==> flow/design.v <==
`timescale 1ns/1ps
module e0 (x, y);
	input [31:0] x;
	output [31:0] y;
	assign y = {x[1:0],x[31:2]} ^ {x[12:0],x[31:13]} ^ {x[21:0],x[31:22]};
endmodule
module e1 (x, y);
	input [31:0] x;
	output [31:0] y;
	assign y = {x[5:0],x[31:6]} ^ {x[10:0],x[31:11]} ^ {x[24:0],x[31:25]};
endmodule
module ch (x, y, z, o);
	input [31:0] x, y, z;
	output [31:0] o;
	assign o = z ^ (x & (y ^ z));
endmodule
module maj (x, y, z, o);
	input [31:0] x, y, z;
	output [31:0] o;
	assign o = (x & y) | (z & (x | y));
endmodule
module s0 (x, y);
	input [31:0] x;
	output [31:0] y;
	assign y[31:29] = x[6:4] ^ x[17:15];
	assign y[28:0] = {x[3:0], x[31:7]} ^ {x[14:0],x[31:18]} ^ x[31:3];
endmodule
module s1 (x, y);
	input [31:0] x;
	output [31:0] y;
	assign y[31:22] = x[16:7] ^ x[18:9];
	assign y[21:0] = {x[6:0],x[31:17]} ^ {x[8:0],x[31:19]} ^ x[31:10];
endmodule
`timescale 1ns/1ps
module sha256_transform #(
	parameter LOOP = 6'd4
) (
	input clk,
	input feedback,
	input [5:0] cnt,
	input [255:0] rx_state,
	input [511:0] rx_input,
	output reg [255:0] tx_hash
);
	localparam Ks = {
		32'h428a2f98, 32'h71374491, 32'hb5c0fbcf, 32'he9b5dba5,
		32'h3956c25b, 32'h59f111f1, 32'h923f82a4, 32'hab1c5ed5,
		32'hd807aa98, 32'h12835b01, 32'h243185be, 32'h550c7dc3,
		32'h72be5d74, 32'h80deb1fe, 32'h9bdc06a7, 32'hc19bf174,
		32'he49b69c1, 32'hefbe4786, 32'h0fc19dc6, 32'h240ca1cc,
		32'h2de92c6f, 32'h4a7484aa, 32'h5cb0a9dc, 32'h76f988da,
		32'h983e5152, 32'ha831c66d, 32'hb00327c8, 32'hbf597fc7,
		32'hc6e00bf3, 32'hd5a79147, 32'h06ca6351, 32'h14292967,
		32'h27b70a85, 32'h2e1b2138, 32'h4d2c6dfc, 32'h53380d13,
		32'h650a7354, 32'h766a0abb, 32'h81c2c92e, 32'h92722c85,
		32'ha2bfe8a1, 32'ha81a664b, 32'hc24b8b70, 32'hc76c51a3,
		32'hd192e819, 32'hd6990624, 32'hf40e3585, 32'h106aa070,
		32'h19a4c116, 32'h1e376c08, 32'h2748774c, 32'h34b0bcb5,
		32'h391c0cb3, 32'h4ed8aa4a, 32'h5b9cca4f, 32'h682e6ff3,
		32'h748f82ee, 32'h78a5636f, 32'h84c87814, 32'h8cc70208,
		32'h90befffa, 32'ha4506ceb, 32'hbef9a3f7, 32'hc67178f2};
	genvar i;
	generate
		for (i = 0; i < 64/LOOP; i = i + 1) begin : HASHERS
			wire [511:0] W;
			wire [255:0] state;
			if(i == 0)
				sha256_digester U (
					.clk(clk),
					.k(Ks[32*(63-cnt) +: 32]),
					.rx_w(feedback ? W : rx_input),
					.rx_state(feedback ? state : rx_state),
					.tx_w(W),
					.tx_state(state)
				);
			else
				sha256_digester U (
					.clk(clk),
					.k(Ks[32*(63-LOOP*i-cnt) +: 32]),
					.rx_w(feedback ? W : HASHERS[i-1].W),
					.rx_state(feedback ? state : HASHERS[i-1].state),
					.tx_w(W),
					.tx_state(state)
				);
		end
	endgenerate
	always @ (posedge clk)
	begin
		if (!feedback)
		begin
			tx_hash[(((0)+1)*(32)-1):((0)*(32))] <= rx_state[(((0)+1)*(32)-1):((0)*(32))] + HASHERS[64/LOOP-6'd1].state[(((0)+1)*(32)-1):((0)*(32))];
			tx_hash[(((1)+1)*(32)-1):((1)*(32))] <= rx_state[(((1)+1)*(32)-1):((1)*(32))] + HASHERS[64/LOOP-6'd1].state[(((1)+1)*(32)-1):((1)*(32))];
			tx_hash[(((2)+1)*(32)-1):((2)*(32))] <= rx_state[(((2)+1)*(32)-1):((2)*(32))] + HASHERS[64/LOOP-6'd1].state[(((2)+1)*(32)-1):((2)*(32))];
			tx_hash[(((3)+1)*(32)-1):((3)*(32))] <= rx_state[(((3)+1)*(32)-1):((3)*(32))] + HASHERS[64/LOOP-6'd1].state[(((3)+1)*(32)-1):((3)*(32))];
			tx_hash[(((4)+1)*(32)-1):((4)*(32))] <= rx_state[(((4)+1)*(32)-1):((4)*(32))] + HASHERS[64/LOOP-6'd1].state[(((4)+1)*(32)-1):((4)*(32))];
			tx_hash[(((5)+1)*(32)-1):((5)*(32))] <= rx_state[(((5)+1)*(32)-1):((5)*(32))] + HASHERS[64/LOOP-6'd1].state[(((5)+1)*(32)-1):((5)*(32))];
			tx_hash[(((6)+1)*(32)-1):((6)*(32))] <= rx_state[(((6)+1)*(32)-1):((6)*(32))] + HASHERS[64/LOOP-6'd1].state[(((6)+1)*(32)-1):((6)*(32))];
			tx_hash[(((7)+1)*(32)-1):((7)*(32))] <= rx_state[(((7)+1)*(32)-1):((7)*(32))] + HASHERS[64/LOOP-6'd1].state[(((7)+1)*(32)-1):((7)*(32))];
		end
	end
endmodule
module sha256_digester (clk, k, rx_w, rx_state, tx_w, tx_state);
	input clk;
	input [31:0] k;
	input [511:0] rx_w;
	input [255:0] rx_state;
	output reg [511:0] tx_w;
	output reg [255:0] tx_state;
	wire [31:0] e0_w, e1_w, ch_w, maj_w, s0_w, s1_w;
	e0	e0_blk	(rx_state[(((0)+1)*(32)-1):((0)*(32))], e0_w);
	e1	e1_blk	(rx_state[(((4)+1)*(32)-1):((4)*(32))], e1_w);
	ch	ch_blk	(rx_state[(((4)+1)*(32)-1):((4)*(32))], rx_state[(((5)+1)*(32)-1):((5)*(32))], rx_state[(((6)+1)*(32)-1):((6)*(32))], ch_w);
	maj	maj_blk	(rx_state[(((0)+1)*(32)-1):((0)*(32))], rx_state[(((1)+1)*(32)-1):((1)*(32))], rx_state[(((2)+1)*(32)-1):((2)*(32))], maj_w);
	s0	s0_blk	(rx_w[63:32], s0_w);
	s1	s1_blk	(rx_w[479:448], s1_w);
	wire [31:0] t1 = rx_state[(((7)+1)*(32)-1):((7)*(32))] + e1_w + ch_w + rx_w[31:0] + k;
	wire [31:0] t2 = e0_w + maj_w;
	wire [31:0] new_w = s1_w + rx_w[319:288] + s0_w + rx_w[31:0];
	always @ (posedge clk)
	begin
		tx_w[511:480] <= new_w;
		tx_w[479:0] <= rx_w[511:32];
		tx_state[(((7)+1)*(32)-1):((7)*(32))] <= rx_state[(((6)+1)*(32)-1):((6)*(32))];
		tx_state[(((6)+1)*(32)-1):((6)*(32))] <= rx_state[(((5)+1)*(32)-1):((5)*(32))];
		tx_state[(((5)+1)*(32)-1):((5)*(32))] <= rx_state[(((4)+1)*(32)-1):((4)*(32))];
		tx_state[(((4)+1)*(32)-1):((4)*(32))] <= rx_state[(((3)+1)*(32)-1):((3)*(32))] + t1;
		tx_state[(((3)+1)*(32)-1):((3)*(32))] <= rx_state[(((2)+1)*(32)-1):((2)*(32))];
		tx_state[(((2)+1)*(32)-1):((2)*(32))] <= rx_state[(((1)+1)*(32)-1):((1)*(32))];
		tx_state[(((1)+1)*(32)-1):((1)*(32))] <= rx_state[(((0)+1)*(32)-1):((0)*(32))];
		tx_state[(((0)+1)*(32)-1):((0)*(32))] <= t1 + t2;
	end
endmodule
`timescale 1ns/1ps
module fpgaminer_top (clk, rst, midstate, data, mask, golden_nonce, golden_valid);
   parameter LOOP_LOG2 = 5;
   localparam [5:0] LOOP = (6'd1 << LOOP_LOG2);
   localparam [31:0] GOLDEN_NONCE_OFFSET = (32'd1 << (7 - LOOP_LOG2)) + 32'd1;
   input clk;
   input rst;
   input [255:0] midstate;
   input [95:0]  data;
   input [31:0]  mask;
   output reg [31:0] golden_nonce;
   output reg 	     golden_valid;
   reg [255:0] state;
   reg [511:0] data_r;
   reg [31:0]  nonce;
   wire        hash_clk = clk;
   wire [255:0] hash, hash2;
   reg [5:0] 	cnt;
   reg 		feedback;
   sha256_transform #(.LOOP(LOOP)) uut (
					.clk(hash_clk),
					.feedback(feedback),
					.cnt(cnt),
					.rx_state(state),
					.rx_input(data_r),
					.tx_hash(hash)
					);
   sha256_transform #(.LOOP(LOOP)) uut2 (
					 .clk(hash_clk),
					 .feedback(feedback),
					 .cnt(cnt),
					 .rx_state(256'h5be0cd191f83d9ab9b05688c510e527fa54ff53a3c6ef372bb67ae856a09e667),
					 .rx_input({256'h0000010000000000000000000000000000000000000000000000000080000000, hash}),
					 .tx_hash(hash2)
					 );
   reg [255:0] 	midstate_buf, data_buf;
   reg [31:0] 	mask_buf;
   reg 		is_golden_ticket;
   reg 		feedback_d1;
   reg [2:0] 	primed;
   wire [5:0] 	cnt_next;
   wire [31:0] 	nonce_next;
   wire 	feedback_next;
   wire 	reset = rst;
   assign cnt_next =  reset ? 6'd0 : (LOOP == 1) ? 6'd0 : (cnt + 6'd1) & (LOOP-1);
   assign feedback_next = (LOOP == 1) ? 1'b0 : (cnt_next != {(LOOP_LOG2){1'b0}});
   assign nonce_next =
		      reset ? 32'd0 :
		      feedback_next ? nonce : (nonce + 32'd1);
   always @ (posedge hash_clk)
     begin
	midstate_buf <= midstate;
	data_buf <= {160'd0, data};
	mask_buf <= mask;
	cnt <= cnt_next;
	feedback <= feedback_next;
	feedback_d1 <= feedback;
	state <= midstate_buf;
	data_r <= {384'h000002800000000000000000000000000000000000000000000000000000000000000000000000000000000080000000, nonce_next, data_buf[95:0]};
	nonce <= nonce_next;
	if (reset)
	  primed <= 3'd0;
	else if (!feedback_d1 && primed != 3'd6)
	  primed <= primed + 3'd1;
	is_golden_ticket <= ((hash2[255:224] & mask_buf) == 32'h00000000) && !feedback_d1 && (primed == 3'd6) && !reset;
	if(is_golden_ticket)
	  begin
	     if (LOOP == 1)
	       golden_nonce <= nonce - 32'd131;
	     else if (LOOP == 2)
	       golden_nonce <= nonce - 32'd66;
	     else
	       golden_nonce <= nonce - GOLDEN_NONCE_OFFSET;
	  end
	golden_valid <= is_golden_ticket && !reset;
     end
endmodule
Memo
Re: synthesis data of fpgaminer_top

[From RTL to reports: fpgaminer_top]
Each step is given for the RTL above and for the edited RTL.
Lines under "original" count in the file above, lines under "edited" in the edited file.
"difference": "edited" minus "original" as printed here.
Operators carry their Yosys type and port widths (W data, S select, Z words).
Library cell names are shortened.
A cell with -- has no value.
Design
  design top: fpgaminer_top
  clock input: clk
  library: sky130hd
  corner: tt_025C_1v80

[The edit]
The edit as a unified diff against the file above.
A script made this edit. It changes what the design does and was not meant as an optimisation.
begin of diff
@@ -184,5 +184,4 @@
 	midstate_buf <= midstate;
 	data_buf <= {160'd0, data};
-	mask_buf <= mask;
 	cnt <= cnt_next;
 	feedback <= feedback_next;
@@ -207,3 +206,4 @@
 	golden_valid <= is_golden_ticket && !reset;
      end
-endmodule
+   always @(*) mask_buf = mask;
+endmodule
end of diff

[Elaborated design]
Source: Yosys, flattened and elaborated, memories not mapped. Widths are those after wreduce. Registers that Yosys merges into a memory's read port (data or address) are not register bits. Print and check cells do not count. Equal cells are merged and count once.
Cells by class
  $add $sub $neg: original 62, edited 62, difference 0
  $mul: original 0, edited 0, difference 0
  divide/modulo/power cells: original 0, edited 0, difference 0
  $lt $le $gt $ge: original 0, edited 0, difference 0
  eq/ne operators: original 2, edited 2, difference 0
  shift operators: original 2, edited 2, difference 0
  multiplexer cells: original 11, edited 11, difference 0
  bitwise logic cells: original 69, edited 69, difference 0
  reductions and logical operators: original 9, edited 9, difference 0
Operators with widths
  $add A32 B32 Y32: original 48, edited 48, difference 0
  $xor A32 B32 Y32: original 24, edited 24, difference 0
  $and A32 B32 Y32: original 13, edited 13, difference 0
  $or A32 B32 Y32: original 8, edited 8, difference 0
  $xor A22 B22 Y22: original 8, edited 8, difference 0
  $xor A29 B29 Y29: original 8, edited 8, difference 0
  $logic_and A1 B1 Y1: original 5, edited 5, difference 0
  $mux W256: original 4, edited 4, difference 0
  $xor A10 B10 Y10: original 4, edited 4, difference 0
  $xor A3 B3 Y3: original 4, edited 4, difference 0
  $add A31 B32 Y32 const A: original 3, edited 3, difference 0
  $add A32 B32 Y32 const A: original 3, edited 3, difference 0
  $logic_not A1 Y1: original 2, edited 2, difference 0
  $mux W32: original 2, edited 2, difference 0
  $mux W480: original 2, edited 2, difference 0
  $mux W512: original 2, edited 2, difference 0
  $shiftx A2048 B32 Y32 const A: original 2, edited 2, difference 0
  $add A29 B32 Y32 const A: original 1, edited 1, difference 0
  $add A3 B1 Y3 const B: original 1, edited 1, difference 0
  $add A30 B32 Y32 const A: original 1, edited 1, difference 0
  $add A32 B1 Y32 const B: original 1, edited 1, difference 0
  $add A5 B1 Y5 const B: original 1, edited 1, difference 0
  $eq A3 B3 Y1 const B: original 1, edited 1, difference 0
  $logic_not A32 Y1: original 1, edited 1, difference 0
  $mux W5: original 1, edited 1, difference 0
  $ne A3 B3 Y1 const B: original 1, edited 1, difference 0
  $reduce_bool A6 Y1: original 1, edited 1, difference 0
  $sub A32 B3 Y32 const B: original 1, edited 1, difference 0
Not every row of either side is listed.
Bit counts
  register bits after elaboration: original 4428, edited 4396, difference -32
  latch bits: original 0, edited 0, difference 0
  RAM bits: original 0, edited 0, difference 0
  ROM bits: original 0, edited 0, difference 0
  clocked read ports x word width: original 0, edited 0, difference 0
  memories kept: original 0, edited 0, difference 0
  input bits: original 386, edited 386, difference 0
  output and inout bits: original 33, edited 33, difference 0
  elaborated cells: original 180, edited 179, difference -1

[Logic depth]
Longest topological path by Yosys (ltp), each cell counted once; first at word level (registers and memories cut), then after technology mapping (sequential cells cut; the memories' decode and read muxes count).
Depth
  depth after elaboration: original 8, edited 8, difference 0
  ABC_AREA: original 0, edited 0
  depth in mapped cells: original 43, edited 44, difference +1
  mapped depth without buffers: original 40, edited 39, difference -1

[Synthesis result]
Source: synth_stat.txt of the flow (Yosys; design flattened, memories mapped). It holds for the ABC_AREA given above (unset counts as 0); a run with the other value may have another netlist.
Cell types
  buf_2: original 211, edited 51, difference -160
  clkbuf_1: original 271, edited 394, difference +123
  a21oi_1: original 661, edited 575, difference -86
  nand2_1: original 620, edited 580, difference -40
  o21a_1: original 142, edited 107, difference -35
  dfxtp_1: original 3852, edited 3820, difference -32
  nor2_1: original 668, edited 637, difference -31
  a21o_1: original 288, edited 266, difference -22
  nand2b_1: original 224, edited 244, difference +20
  or3_1: original 39, edited 58, difference +19
  xnor2_1: original 1470, edited 1488, difference +18
  nor3_1: original 117, edited 135, difference +18
  buf_1: original 55, edited 73, difference +18
  o2111ai_1: original 27, edited 11, difference -16
  nand3_1: original 135, edited 150, difference +15
  xor2_1: original 276, edited 265, difference -11
  nand4_1: original 44, edited 33, difference -11
  or4_1: original 7, edited 18, difference +11
Not every row of either side is listed.
Synthesis totals
  cell count: original 17019, edited 16828, difference -191
  chip area (Yosys) (um2): original 189234.0, edited 187667.5, difference -1566.5
  sequential area (um2): original 86723.2, edited 86082.6, difference -640.6
  mapped flip-flops: original 4172, edited 4140, difference -32
  buffers: original 541, edited 519, difference -22
By module: a second synthesis without flattening, with its own total; a netlist apart from the flattened one above.
Second synthesis, totals
  cells (unflattened synthesis): original 18898, edited 18926, difference +28
  area total of the unflattened synthesis (um2): original 221786.5, edited 221626.3, difference -160.2
Each row is one instance without its submodules.
Modules, original
  sha256_digester: times used 4, cells 2051, area 26072.5 um2, sequential area 15374.7 um2
  sha256_transform (LOOP=32): times used 2, cells 4401, area 41997.8 um2, sequential area 7687.4 um2
  fpgaminer_top: times used 1, cells 1124, area 18611.6 um2, sequential area 16575.9 um2
  e0: times used 4, cells 32, area 772.0 um2, sequential area 0.0 um2
  e1: times used 4, cells 32, area 764.5 um2, sequential area 0.0 um2
  s0: times used 4, cells 32, area 719.4 um2, sequential area 0.0 um2
  s1: times used 4, cells 32, area 625.6 um2, sequential area 0.0 um2
  ch: times used 4, cells 32, area 480.5 um2, sequential area 0.0 um2
  maj: times used 4, cells 32, area 360.3 um2, sequential area 0.0 um2
Modules, edited
  sha256_digester: times used 4, cells 2066, area 26192.6 um2, sequential area 15374.7 um2
  sha256_transform (LOOP=32): times used 2, cells 4401, area 41997.8 um2, sequential area 7687.4 um2
  fpgaminer_top: times used 1, cells 1092, area 17971.0 um2, sequential area 15935.3 um2
  e0: times used 4, cells 32, area 772.0 um2, sequential area 0.0 um2
  e1: times used 4, cells 32, area 764.5 um2, sequential area 0.0 um2
  s0: times used 4, cells 32, area 719.4 um2, sequential area 0.0 um2
  s1: times used 4, cells 32, area 625.6 um2, sequential area 0.0 um2
  ch: times used 4, cells 32, area 480.5 um2, sequential area 0.0 um2
  maj: times used 4, cells 32, area 360.3 um2, sequential area 0.0 um2

[Worst setup path after synthesis]
OpenSTA on the mapped netlist: ideal clock, no wires. The path of least setup slack (recovery checks aside). Input and output delay are each 20% of the period. Register names are those of the netlist, which keeps one name where synthesis merged equal registers.
Path post-synthesis
  kind: original flip-flop to flip-flop, edited flip-flop to flip-flop
  from: original register feedback, edited register feedback
  to: original register uut2.HASHERS[0].genblk1.U.tx_state[153], edited register uut2.HASHERS[0].genblk1.U.tx_state[159]
  clock period (ns): original 12.0, edited 12.0, difference 0.0
  library setup time (ns): original 0.072, edited 0.072, difference 0.000
  time at the first pin (ns): original 0.000, edited 0.000, difference 0.000
  arrival (ns): original 16.415, edited 16.406, difference -0.009
  data required time (ns): original 11.928, edited 11.928, difference 0.000
  setup slack (ns): original -4.487, edited -4.479, difference +0.008
  path delay (ns): original 16.487, edited 16.478, difference -0.009
  stages: original 35, edited 35, difference 0
  buffers on the path: original 5, edited 5, difference 0
  synthesis period reached (ns): original 16.487, edited 16.479, difference -0.008
"path delay" = arrival - input delay + setup time.
"stages" counts driving pins, that of a launching flip-flop among them; a cell with two outputs on the path counts twice.
"synthesis period reached" = period - worst setup slack (recovery checks aside). The figure is calculated, with input and output delays left at 20% of the set period.
Between the ends stands the longest chain of elaborated cells between them, by number of cells; it is not shown to be the way that was timed. Of several equally long chains one is given.
Each line given opens the expression or statement behind the cell; cells for indexed reads and writes are added by Yosys, which also makes memories of some case tables.
Between the ends, post-synthesis, original
  path through: dfxtp_1 > buf_2 > buf_2 > buf_2 > inv_1 > clkbuf_1 > clkbuf_1 > nor2_1 > fa_1 > fa_1 > fa_1 > inv_1 > ha_1 > a21o_1 > a311o_1 > o311a_1 > nor2_1 > o21ai_0 > a31o_2 > a21o_1 > a21oi_1 > o21ba_2 > xnor2_1 > ha_1 > a21o_1 > a2111oi_0 > o21ai_0 > a31oi_1 > o211ai_1 > a311oi_1 > a2111oi_1 > or3_1 > a21o_1 > a21oi_1 > xnor2_1
  cells in the longest elaborated chain: 8
  elaborated cells on any way between the ends: 12
  source lines of those cells: 6
  those cells by class: 5 x add/sub; 2 x mux; 5 x logic
RTL lines, path post-synthesis, original
  start, declared: RTL line 151  | reg feedback;
  start, assigned: RTL line 188  | feedback <= feedback_next;
  $mux W256: RTL line 72  | .rx_state(feedback ? state : rx_state),
  $xor A32 B32 Y32 x2: RTL line 10  | assign y = {x[5:0],x[31:6]} ^ {x[10:0],x[31:11]} ^ {x[24:0],x[31:25]};
  $add A32 B32 Y32 x4: RTL line 116  | wire [31:0] t1 = rx_state[(((7)+1)*(32)-1):((7)*(32))] + e1_w + ch_w + rx_w[31:0] + k;
  $add A32 B32 Y32: RTL line 126  | tx_state[(((4)+1)*(32)-1):((4)*(32))] <= rx_state[(((3)+1)*(32)-1):((3)*(32))] + t1;
  end, assigned: RTL line 126
  end, declared: RTL line 108  | output reg [255:0] tx_state;
Between the ends, post-synthesis, edited
  path through: dfxtp_1 > buf_2 > buf_2 > buf_2 > inv_1 > clkbuf_1 > clkbuf_1 > nor2_1 > fa_1 > fa_1 > fa_1 > inv_1 > ha_1 > fa_1 > a21o_1 > a21oi_1 > o21ai_0 > a21oi_1 > o21bai_1 > a21oi_1 > xnor2_1 > ha_1 > a21o_1 > a21oi_1 > o21bai_1 > or3_1 > o211a_1 > o21a_1 > maj3_1 > a21bo_2 > a41o_1 > a2111oi_2 > o31ai_1 > a21oi_1 > xnor2_1
  cells in the longest elaborated chain: 8
  elaborated cells on any way between the ends: 12
  source lines of those cells: 6
  those cells by class: 5 x add/sub; 2 x mux; 5 x logic
RTL lines, path post-synthesis, edited
  start, declared: RTL line 151  | reg feedback;
  start, assigned: RTL line 187  | feedback <= feedback_next;
  $mux W256: RTL line 72  | .rx_state(feedback ? state : rx_state),
  $xor A32 B32 Y32 x2: RTL line 10  | assign y = {x[5:0],x[31:6]} ^ {x[10:0],x[31:11]} ^ {x[24:0],x[31:25]};
  $add A32 B32 Y32 x4: RTL line 116  | wire [31:0] t1 = rx_state[(((7)+1)*(32)-1):((7)*(32))] + e1_w + ch_w + rx_w[31:0] + k;
  $add A32 B32 Y32: RTL line 126  | tx_state[(((4)+1)*(32)-1):((4)*(32))] <= rx_state[(((3)+1)*(32)-1):((3)*(32))] + t1;
  end, assigned: RTL line 126
  end, declared: RTL line 108  | output reg [255:0] tx_state;

[Worst path after layout]
Path of least setup slack in the final report of the runs of set A (OpenROAD, finished layout, wires in). Where an end is a register, its clock arrival counts in the times.
Path post-layout
  kind: original flip-flop to flip-flop, edited flip-flop to flip-flop
  from: original register cnt[0], edited register cnt[2]
  to: original register uut.HASHERS[0].genblk1.U.tx_state[156], edited register uut2.HASHERS[0].genblk1.U.tx_state[30]
  clock period (ns): original 12.0, edited 12.0, difference 0.0
  library setup time (ns): original 0.07, edited 0.07, difference 0.00
  time at the first pin (ns): original 0.98, edited 0.95, difference -0.03
  arrival (ns): original 11.53, edited 11.08, difference -0.45
  data required time (ns): original 12.91, edited 12.93, difference +0.02
  setup slack (ns): original 1.38, edited 1.85, difference +0.47
  stages: original 37, edited 31, difference -6
  buffers on the path: original 1, edited 1, difference 0
Between the ends stands the longest chain of elaborated cells between them, by number of cells; it is not shown to be the way that was timed. Of several equally long chains one is given.
Between the ends, post-layout, original
  path through: dfxtp_1 > buf_4 > inv_1 > ha_1 > nor2_1 > a211oi_1 > a211oi_1 > a21oi_1 > fa_1 > inv_1 > ha_1 > inv_1 > fa_1 > inv_1 > ha_1 > fa_1 > a21oi_1 > o21ai_1 > o41a_2 > a21o_1 > a21o_1 > xnor2_1 > inv_1 > ha_1 > a21o_1 > a21o_1 > a21o_1 > a22oi_1 > o21ai_1 > a221oi_1 > maj3_1 > a211oi_1 > o21ai_0 > o31ai_2 > a21oi_1 > o21ai_1 > xor2_1
  cells in the longest elaborated chain: 4
  elaborated cells on any way between the ends: 4
  source lines of those cells: 3
  those cells by class: 3 x add/sub; 1 x shift
RTL lines, path post-layout, original
  start, assigned: RTL line 187  | cnt <= cnt_next;
  $sub A6 B5 Y7: RTL line 70  | .k(Ks[32*(63-cnt) +: 32]),
  $shiftx A2048 B32 Y32: RTL line 70
  $add A32 B32 Y32: RTL line 116  | wire [31:0] t1 = rx_state[(((7)+1)*(32)-1):((7)*(32))] + e1_w + ch_w + rx_w[31:0] + k;
  $add A32 B32 Y32: RTL line 126  | tx_state[(((4)+1)*(32)-1):((4)*(32))] <= rx_state[(((3)+1)*(32)-1):((3)*(32))] + t1;
  end, assigned: RTL line 126
  end, declared: RTL line 108  | output reg [255:0] tx_state;
Between the ends, post-layout, edited
  path through: dfxtp_4 > buf_4 > nor2_1 > a31oi_1 > nor2_1 > a21oi_1 > fa_1 > inv_1 > fa_1 > inv_1 > fa_1 > ha_1 > a21o_1 > a21oi_1 > o21ai_0 > a21oi_1 > o21bai_1 > a21oi_1 > xnor2_1 > fa_1 > ha_1 > a21oi_1 > o21ai_0 > o311ai_0 > a21oi_1 > o31ai_1 > a21boi_0 > a2111o_1 > a31o_2 > a21oi_1 > xnor2_1
  cells in the longest elaborated chain: 4
  elaborated cells on any way between the ends: 4
  source lines of those cells: 3
  those cells by class: 3 x add/sub; 1 x shift
RTL lines, path post-layout, edited
  start, assigned: RTL line 186  | cnt <= cnt_next;
  $sub A6 B5 Y7: RTL line 70  | .k(Ks[32*(63-cnt) +: 32]),
  $shiftx A2048 B32 Y32: RTL line 70
  $add A32 B32 Y32: RTL line 116  | wire [31:0] t1 = rx_state[(((7)+1)*(32)-1):((7)*(32))] + e1_w + ch_w + rx_w[31:0] + k;
  $add A32 B32 Y32: RTL line 130  | tx_state[(((0)+1)*(32)-1):((0)*(32))] <= t1 + t2;
  end, assigned: RTL line 130
  end, declared: RTL line 108  | output reg [255:0] tx_state;

[Flow runs]
Runs of the flow (Yosys, OpenROAD) on both versions; the two runs of a pair have the same settings. The constraints put input and output delay at 20% of the set period each and load the outputs with 0.01 pF.
Flow settings, set A
  CORE_UTILIZATION: 45
  PLACE_DENSITY: 0.6
  period_ns: 12.0
  CAP_MARGIN: 20
  CORE_MARGIN: 2
  SLEW_MARGIN: 20
Final reports, set A
  Yosys chip area after synthesis (um2): original 189234.0, edited 187667.5, difference -1566.5
  die size (um2): original 425724.0, edited 422221.0, difference -3503.0
  standard-cell area of the final layout (um2): original 216538.0, edited 215569.0, difference -969.0
  worst slack on setup checks (ns): original 1.377, edited 1.849, difference +0.472
  final setup TNS (ns): original 0.000, edited 0.000, difference 0.000
  clock period achieved (ns): original 10.623, edited 10.151, difference -0.472
Flow settings, set B
  CELL_PAD_IN_SITES_DETAIL_PLACEMENT: 0
  CORE_UTILIZATION: 33
  GPL_ROUTABILITY_DRIVEN: 1
  GPL_TIMING_DRIVEN: 1
  PLACE_DENSITY: 0.79
  SETUP_SLACK_MARGIN: 1.45
  TNS_END_PERCENT: 60
  period_ns: 6.62
  CAP_MARGIN: 20
  CORE_MARGIN: 2
  SLEW_MARGIN: 20
Final reports, set B
  Yosys chip area after synthesis (um2): original 189234.0, edited 187667.5, difference -1566.5
  die size (um2): original 579509.0, edited 574738.0, difference -4771.0
  standard-cell area of the final layout (um2): original 250572.0, edited 248421.0, difference -2151.0
  worst slack on setup checks (ns): original -1.565, edited -1.663, difference -0.098
  final setup TNS (ns): original -132.771, edited -138.749, difference -5.978
  clock period achieved (ns): original 8.185, edited 8.283, difference +0.098
"clock period achieved" means the clock period less the worst setup slack. The figure is calculated, with input and output delays left at 20% of the set period.
